==> flow/design.v <==
`timescale 1ns / 1ps
module microprocessor(
  input             clk,
  input             sys_rst,
  input      [15:0] din,
  output     [15:0] dout,
  output     [15:0] imem_addr,
  input      [31:0] imem_data,
  output     [15:0] dmem_addr,
  output            dmem_we,
  input      [15:0] dmem_rdata,
  output            halted
);
reg [31:0] IR;             
reg [15:0] GPR [31:0];     
reg [15:0] SGPR;           
reg [15:0] PC;
reg sign, zero, overflow, carry;
reg jmp_flag;
reg stop;
localparam [2:0] idle            = 3'd0;   
localparam [2:0] fetch_inst      = 3'd1;   
localparam [2:0] dec_exec_inst   = 3'd2;   
localparam [2:0] next_inst       = 3'd3;   
localparam [2:0] sense_halt      = 3'd4;   
reg [2:0] state, next_state;
wire [15:0] src1 = GPR[IR[21:17]];
wire [15:0] src2 = IR[16] ? IR[15:0] : GPR[IR[15:11]];
wire [15:0] rdv  = GPR[IR[26:22]];
wire [16:0] sum     = {1'b0, src1} + {1'b0, src2};
wire [15:0] diff    = src1 - src2;
wire [31:0] mul_res = src1 * src2;
wire [15:0] quot    = (src2 == 16'd0) ? 16'hFFFF : (src1 / src2);
reg        wr_en;
reg [15:0] wr_val;
reg        jmp_n;
reg        stop_n;
always @(*) begin
  wr_en  = 1'b1;
  wr_val = rdv;
  jmp_n  = 1'b0;
  stop_n = 1'b0;
  case (IR[31:27])
    5'b00000 : wr_val = SGPR;
    5'b00001     : wr_val = IR[16] ? IR[15:0] : src1;
    5'b00010     : wr_val = sum[15:0];
    5'b00011     : wr_val = diff;
    5'b00100     : wr_val = mul_res[15:0];
    5'b00101     : wr_val = quot;
    5'b00110     : wr_val = src1 | src2;
    5'b00111    : wr_val = src1 & src2;
    5'b01000    : wr_val = src1 ^ src2;
    5'b01001   : wr_val = src1 ~^ src2;
    5'b01010   : wr_val = ~(src1 & src2);
    5'b01011    : wr_val = ~(src1 | src2);
    5'b01100    : wr_val = IR[16] ? ~IR[15:0] : ~src1;
    5'b01111 : wr_val = dmem_rdata;
    default  : wr_en = 1'b0;
  endcase
  case (IR[31:27])
    5'b10000        : jmp_n = 1'b1;
    5'b10001      : jmp_n = carry;
    5'b10011       : jmp_n = sign;
    5'b10101       : jmp_n = zero;
    5'b10111   : jmp_n = overflow;
    5'b10010    : jmp_n = ~carry;
    5'b10100     : jmp_n = ~sign;
    5'b10110     : jmp_n = ~zero;
    5'b11000 : jmp_n = ~overflow;
    5'b11001        : stop_n = 1'b1;
    default      : ;
  endcase
end
wire [15:0] rd_new = wr_en ? wr_val : rdv;
wire sign_n  = (IR[31:27] == 5'b00100) ? mul_res[31] : rd_new[15];
wire zero_n  = (IR[31:27] == 5'b00100) ? ~(|mul_res) : ~(|rd_new);
wire carry_n = (IR[31:27] == 5'b00010) ? sum[16] : 1'b0;
wire ovf_n   = (IR[31:27] == 5'b00010) ? ((~src1[15] & ~src2[15] & rd_new[15]) | (src1[15] & src2[15] & ~rd_new[15])) :
               (IR[31:27] == 5'b00011) ? ((~src1[15] & src2[15] & rd_new[15]) | (src1[15] & ~src2[15] & ~rd_new[15])) :
               1'b0;
always @(posedge clk) begin
  if (sys_rst)
    state <= idle;
  else
    state <= next_state;
end
always @(*) begin
  case (state)
    idle            : next_state = fetch_inst;
    fetch_inst      : next_state = dec_exec_inst;
    dec_exec_inst   : next_state = next_inst;
    next_inst       : next_state = sense_halt;
    sense_halt      : next_state = stop ? sense_halt : fetch_inst;
    default         : next_state = idle;
  endcase
end
always @(posedge clk) begin
  if (sys_rst) begin
    sign     <= 1'b0;
    zero     <= 1'b0;
    overflow <= 1'b0;
    carry    <= 1'b0;
    jmp_flag <= 1'b0;
    stop     <= 1'b0;
  end else begin
    case (state)
      idle: begin
        IR <= 32'h0;
        PC <= 16'd0;
      end
      fetch_inst: begin
        IR <= imem_data;
      end
      dec_exec_inst: begin
        if (wr_en)
          GPR[IR[26:22]] <= wr_val;
        if (IR[31:27] == 5'b00100)
          SGPR <= mul_res[31:16];
        sign     <= sign_n;
        zero     <= zero_n;
        carry    <= carry_n;
        overflow <= ovf_n;
        jmp_flag <= jmp_n;
        stop     <= stop_n;
      end
      next_inst: begin
        PC <= jmp_flag ? IR[15:0] : PC + 16'd1;
      end
      default: ;
    endcase
  end
end
assign imem_addr = PC;
assign dmem_addr = IR[15:0];
assign dmem_we   = (state == dec_exec_inst) && ((IR[31:27] == 5'b01101) || (IR[31:27] == 5'b01110));
assign dout      = (IR[31:27] == 5'b01110) ? din : src1;
assign halted    = stop;
endmodule
=== From RTL to reports: microprocessor ===
The steps from the RTL of microprocessor to its reports follow in flow order.
Line numbers count from 1 in the design file above.
Operators: Yosys type, input widths -> output width; for muxes data width and select width s.
Cell names lack the library's common part.
Not given: --

* Design top: microprocessor
* Clock: clk
* Library: sky130hd
* Library corner: tt_025C_1v80

=== Word-level counts ===
Yosys after proc, flatten, opt, wreduce and memory -nomap, before mapping. Print and check cells are not counted. Equal cells are merged and count once.
Yosys's memory passes give these memory sizes; they may raise the number of words (mostly to a power of two), join words into wider ones and drop unused or constant bits.

* Bits of input ports: 66
* RAM bits: 512
* Word width x clocked read ports: 48
* Flip-flop bits (word level): 73
* Output and inout bits: 50
* Memory cells: 1

* Equality and inequality tests: 29
* Divide/modulo/power cells: 1
* Mux-type cells: 32
* Add/subtract/negate cells: 3
* Reduce/logical cells: 13
* Bitwise operators: 28
* $mul: 1

{| class="wikitable"
|+ Memory list
! memory !! depth !! bits a word !! read ports !! write ports !! RTL line !! text
|-
| GPR || 32 || 16 || 3 || 1 || 15 || <nowiki>reg [15:0] GPR [31:0];</nowiki>
|}

{| class="wikitable"
|+ Operators by type and width
! kind !! count
|-
| $mul 16x16->32 || 1
|-
| $div 16x16->16 || 1
|-
| $pmux 16 s14 || 1
|-
| $mux 16 || 10
|-
| $not 16->16 || 4
|-
| $pmux 32 s2 || 1
|-
| $eq 5x5->1 const B || 10
|-
| $eq 5x4->1 const B || 8
|-
| $reduce_or 32->1 || 1
|-
| $pmux 16 s2 || 1
|-
| $mux 5 || 6
|-
| $eq 5x3->1 const B || 4
|-
| $add 16x16->17 || 1
|-
| $add 16x1->16 const B || 1
|-
| $sub 16x16->16 || 1
|-
| $and 16x16->16 || 1
|-
| $or 16x16->16 || 1
|-
| $xnor 16x16->16 || 1
|-
| $xor 16x16->16 || 1
|-
| $logic_not 16->1 || 1
|-
| $reduce_or 16->1 || 1
|-
| $pmux 3 s5 || 1
|-
| $reduce_or 14->1 || 1
|-
| $not 1->1 || 10
|-
| $eq 5x2->1 const B || 2
|-
| $mux 1 || 10
|-
| $pmux 1 s9 || 1
|-
| $and 1x1->1 || 8
|}

Other operator kinds: 13; their cells: 17.

=== Longest topological paths ===
Depth = most cells in a row (Yosys ltp): at word level without a register or memory, in the mapped netlist without a sequential cell, where the memories' decode and read muxes count.

* Depth after elaboration: 10
* ABC_AREA: 0
* Mapped depth: 167
* Gate-level depth less buffers: 149

=== After synthesis ===
Yosys stat after the flow's synthesis: flattened, memories mapped to cells. It holds for the ABC_AREA given above (unset counts as 0); a run with the other value may have another netlist.
Totals and module areas in this step are rounded.

{| class="wikitable"
|+ Cell types
! cell type !! count !! area in all (um^2)
|-
| edfxtp_1 || 576 || 1.73E+04
|-
| mux4_2 || 347 || 7.81E+03
|-
| fa_1 || 196 || 3.92E+03
|-
| ha_1 || 293 || 3.67E+03
|-
| mux2i_1 || 199 || 1991.91
|-
| nand2_1 || 407 || 1.53E+03
|-
| nor2_1 || 324 || 1.22E+03
|-
| inv_1 || 320 || 1.2E+03
|-
| a21oi_1 || 182 || 910.874
|-
| o21ai_0 || 162 || 810.778
|-
| clkbuf_1 || 155 || 581.808
|-
| mux2_2 || 51 || 574.301
|-
| a22oi_1 || 76 || 570.547
|-
| dfxtp_1 || 26 || 520.499
|-
| xnor2_1 || 57 || 499.229
|-
| nor3_1 || 84 || 420.403
|-
| nand3_1 || 67 || 335.322
|-
| o21a_1 || 44 || 330.317
|}

Not listed: further types 94, cells in them 883.

* Sequential area: 18000 um^2
* Mapped flip-flops: 602
* Cells in the netlist: 4449
* Mapped area: 51000 um^2

=== Timing after synthesis ===
Source: OpenSTA report_checks on the synthesized netlist (no wires, ideal clock, input and output delay 20% of the period each), path of least setup slack; recovery checks are left aside. Register names are those of the netlist, which keeps one name where synthesis merged equal registers.

* Path kind: reg-to-reg
* From: register (name not given)
* To: register zero
* Data required time: 29.873 ns
* Delay of the path: 32.358 ns
* Setup slack: -2.358 ns
* Stages on the path: 155
* Arrival time: 32.231 ns
* Time at the first pin: 0.000 ns
* Period: 30.0 ns
* Period reached after synthesis: 32.358 ns

"delay of the path" = arrival - input delay + setup time.
"stages on the path" counts driving pins, that of a launching flip-flop among them; a cell with two outputs on the path counts twice.
"period reached after synthesis" is the clock period less the worst setup slack; recovery checks do not enter. This is arithmetic on one report: input and output delays are still those of the set period (20% each).

* Cells stage by stage: dfxtp_1 > buf_4 > buf_6 > buf_6 > buf_6 > buf_2 > buf_2 > buf_2 > mux4_2 > a22oi_1 > nand3_1 > a221oi_1 > clkbuf_1 > ha_1 > a22oi_1 > ha_1 > o21a_1 > nor2_1 > [119 not listed] > o31ai_1 > a21oi_1 > clkbuf_1 > clkbuf_1 > mux2i_1 > ha_1 > a21boi_0 > o21a_1 > o21ai_0 > a21oi_1 > o211a_1 > o21ai_0 > a21oi_1 > o31ai_1 > a31oi_1 > nor4_1 > o21ai_1 > o211ai_1

{| class="wikitable"
|+ RTL lines, path after synthesis
! item !! RTL line !! text
|-
| end: assignment || 100 || <nowiki>zero     <= 1'b0;</nowiki>
|-
| end: assignment || 120 || <nowiki>zero     <= zero_n;</nowiki>
|-
| end: declaration || 18 || <nowiki>reg sign, zero, overflow, carry;</nowiki>
|}

No chain of elaborated cells between the ends is given.
Nets of the timed path that keep an RTL name, with a line that drives or declares them; the list need not be complete.

{| class="wikitable"
|+ Nets with RTL names, path after synthesis
! net !! RTL line !! text
|-
| wr_val[0] || 43 || <nowiki>case (IR[31:27])</nowiki>
|}

=== Timing after layout ===
Path of least setup slack in the final report of run A (OpenROAD, finished layout, wires in). Where an end is a register, its clock arrival counts in the times.

* Path kind: reg-to-reg
* From: register IR[16]
* To: memory GPR[22][0]
* Setup slack: 1.14 ns
* Arrival time: 29.21 ns
* Time at the first pin: 0.64 ns
* Stages on the path: 142
* Data required time: 30.35 ns
* Period: 30.0 ns

The rows between start and end are the longest chain of elaborated cells between them; the timing report does not say that the signal goes this way. Where chains are equally long, one stands for them.
Each line given opens the expression or statement behind the cell; cells for indexed reads and writes are added by Yosys, which also makes memories of some case tables.

* Cells stage by stage: edfxtp_1 > buf_4 > buf_4 > nand2_1 > nand4_1 > a22oi_2 > nand4_1 > nor3_4 > a22oi_2 > ha_1 > o21a_1 > nor2_1 > or3_4 > nor2_4 > nor2_1 > a21oi_1 > ha_1 > o21a_1 > [106 not listed] > o211ai_1 > a21boi_1 > o31ai_2 > a211oi_4 > o31ai_2 > a21oi_2 > buf_6 > inv_1 > mux2_2 > a41oi_2 > ha_1 > a21o_1 > a21o_1 > a211oi_1 > buf_4 > a31oi_4 > buf_12 > buf_12
* Length of the longest elaborated chain: 7

{| class="wikitable"
|+ RTL lines, path post-layout
! item !! RTL line !! text
|-
| start: declaration || 14 || <nowiki>reg [31:0] IR;</nowiki>
|-
| start: assignment || 108 || <nowiki>IR <= 32'h0;</nowiki>
|-
| start: assignment || 112 || <nowiki>IR <= imem_data;</nowiki>
|-
| $mux 16 || 28 || <nowiki>wire [15:0] src2 = IR[16] ? IR[15:0] : GPR[IR[15:11]];</nowiki>
|-
| $div 16x16->16 || 33 || <nowiki>wire [15:0] quot    = (src2 == 16'd0) ? 16'hFFFF : (src1 / src2);</nowiki>
|-
| $mux 16 || 33 ||
|-
| $pmux 16 s14 || 43 || <nowiki>case (IR[31:27])</nowiki>
|-
| $mux 16 || 115 || <nowiki>if (wr_en)</nowiki>
|-
| $mux 16 || 106 || <nowiki>case (state)</nowiki>
|-
| $mux 16 || 98 || <nowiki>if (sys_rst) begin</nowiki>
|-
| end: declaration || 15 || <nowiki>reg [15:0] GPR [31:0];</nowiki>
|}

Nets of the timed path that keep an RTL name, with a line that drives or declares them; the list need not be complete.

{| class="wikitable"
|+ Nets with RTL names, path post-layout
! net !! RTL line
|-
| wr_val[0] || 43
|}

Subject: microprocessor on sky130hd, stored results

Hello all,

5 stored runs of microprocessor in the flow (synthesis by Yosys, layout by OpenROAD, sky130hd cells), in arbitrary order. Constraints: input delay and output delay 20% of the set period each, output load 0.01 pF.
"clock period achieved" = clock period - worst setup slack. The figure is calculated, with input and output delays left at 20% of the set period.
"allowed time less slack (worst setup path)": the worst setup path's part of the clock period (all of it between registers, 20% less for each end at a port) less its slack. A launch clock that arrives late makes it longer, a capture clock that arrives late makes it shorter.
"total power after layout" rests on the timing tool's default activity at the inputs, not on a simulated workload.
The measured numbers are rounded.

=== Run A ===
{| class="wikitable"
! Setting !! Value
|-
| CORE_UTILIZATION || 30
|-
| period_ns || 30.0
|-
| CAP_MARGIN || 20
|-
| CORE_MARGIN || 2
|-
| SLEW_MARGIN || 20
|-
! Result !! Value
|-
| Area of the synthesized netlist || 51000 um^2
|-
| Area inside the die boundary || 170000 um^2
|-
| Utilization after routing || 0.36
|-
| Setup slack of the critical path || 1.1 ns
|-
| Post-route worst hold slack || 0.47 ns
|-
| Total power after layout || 7600 uW
|-
| Clock period achieved || 28.855 ns
|-
| Allowed time less slack (worst setup path) || 28.86 ns
|-
| Critical path type || reg-to-reg
|}

=== Run B ===
{| class="wikitable"
! Setting !! Value
|-
| ABC_AREA || 1
|-
| CORE_UTILIZATION || 41
|-
| CTS_CLUSTER_SIZE || 50
|-
| GPL_ROUTABILITY_DRIVEN || 0
|-
| MAX_ROUTING_LAYER || met5
|-
| PLACE_DENSITY || 0.41
|-
| period_ns || 30.5
|-
| CAP_MARGIN || 20
|-
| CORE_MARGIN || 2
|-
| SLEW_MARGIN || 20
|-
! Result !! Value
|-
| Area of the synthesized netlist || 52000 um^2
|-
| Area inside the die boundary || 130000 um^2
|-
| Utilization after routing || 0.49
|-
| Setup slack of the critical path || 0.51 ns
|-
| Post-route worst hold slack || 0.46 ns
|-
| Total power after layout || 7600 uW
|-
| Clock period achieved || 29.988 ns
|-
| Allowed time less slack (worst setup path) || 29.99 ns
|-
| Critical path type || reg-to-reg
|}

=== Run C ===
{| class="wikitable"
! Setting !! Value
|-
| ABC_AREA || 0
|-
| CAP_MARGIN || 0
|-
| CELL_PAD_IN_SITES_GLOBAL_PLACEMENT || 1
|-
| CORE_ASPECT_RATIO || 0.6
|-
| CORE_UTILIZATION || 25
|-
| CTS_CLUSTER_DIAMETER || 182
|-
| GPL_ROUTABILITY_DRIVEN || 0
|-
| GPL_TIMING_DRIVEN || 1
|-
| PLACE_DENSITY_LB_ADDON || 0.26
|-
| SETUP_SLACK_MARGIN || -0.78
|-
| SLEW_MARGIN || 0
|-
| period_ns || 25.8
|-
| CORE_MARGIN || 2
|-
! Result !! Value
|-
| Area of the synthesized netlist || 51000 um^2
|-
| Area inside the die boundary || 210000 um^2
|-
| Utilization after routing || 0.33
|-
| Setup slack of the critical path || -3.3 ns
|-
| Post-route worst hold slack || 0.44 ns
|-
| Total power after layout || 9400 uW
|-
| Clock period achieved || 29.097 ns
|-
| Allowed time less slack (worst setup path) || 29.10 ns
|-
| Critical path type || reg-to-reg
|}

=== Run D ===
{| class="wikitable"
! Setting !! Value
|-
| ABC_AREA || 1
|-
| CELL_PAD_IN_SITES_GLOBAL_PLACEMENT || 3
|-
| CORE_UTILIZATION || 23
|-
| CTS_CLUSTER_DIAMETER || 361
|-
| GPL_TIMING_DRIVEN || 1
|-
| SETUP_SLACK_MARGIN || -2.0
|-
| TNS_END_PERCENT || 15
|-
| period_ns || 30.2
|-
| CAP_MARGIN || 20
|-
| CORE_MARGIN || 2
|-
| SLEW_MARGIN || 20
|-
! Result !! Value
|-
| Area of the synthesized netlist || 52000 um^2
|-
| Area inside the die boundary || 230000 um^2
|-
| Utilization after routing || 0.29
|-
| Setup slack of the critical path || 0.15 ns
|-
| Post-route worst hold slack || 0.46 ns
|-
| Total power after layout || 8000 uW
|-
| Clock period achieved || 30.051 ns
|-
| Allowed time less slack (worst setup path) || 30.05 ns
|-
| Critical path type || reg-to-reg
|}

=== Run E ===
{| class="wikitable"
! Setting !! Value
|-
| CORE_UTILIZATION || 24
|-
| period_ns || 29.4
|-
| CAP_MARGIN || 20
|-
| CORE_MARGIN || 2
|-
| SLEW_MARGIN || 20
|-
! Result !! Value
|-
| Area of the synthesized netlist || 51000 um^2
|-
| Area inside the die boundary || 220000 um^2
|-
| Utilization after routing || 0.3
|-
| Setup slack of the critical path || 0.12 ns
|-
| Post-route worst hold slack || 0.49 ns
|-
| Total power after layout || 7800 uW
|-
| Clock period achieved || 29.280 ns
|-
| Allowed time less slack (worst setup path) || 29.28 ns
|-
| Critical path type || reg-to-reg
|}

Thanks
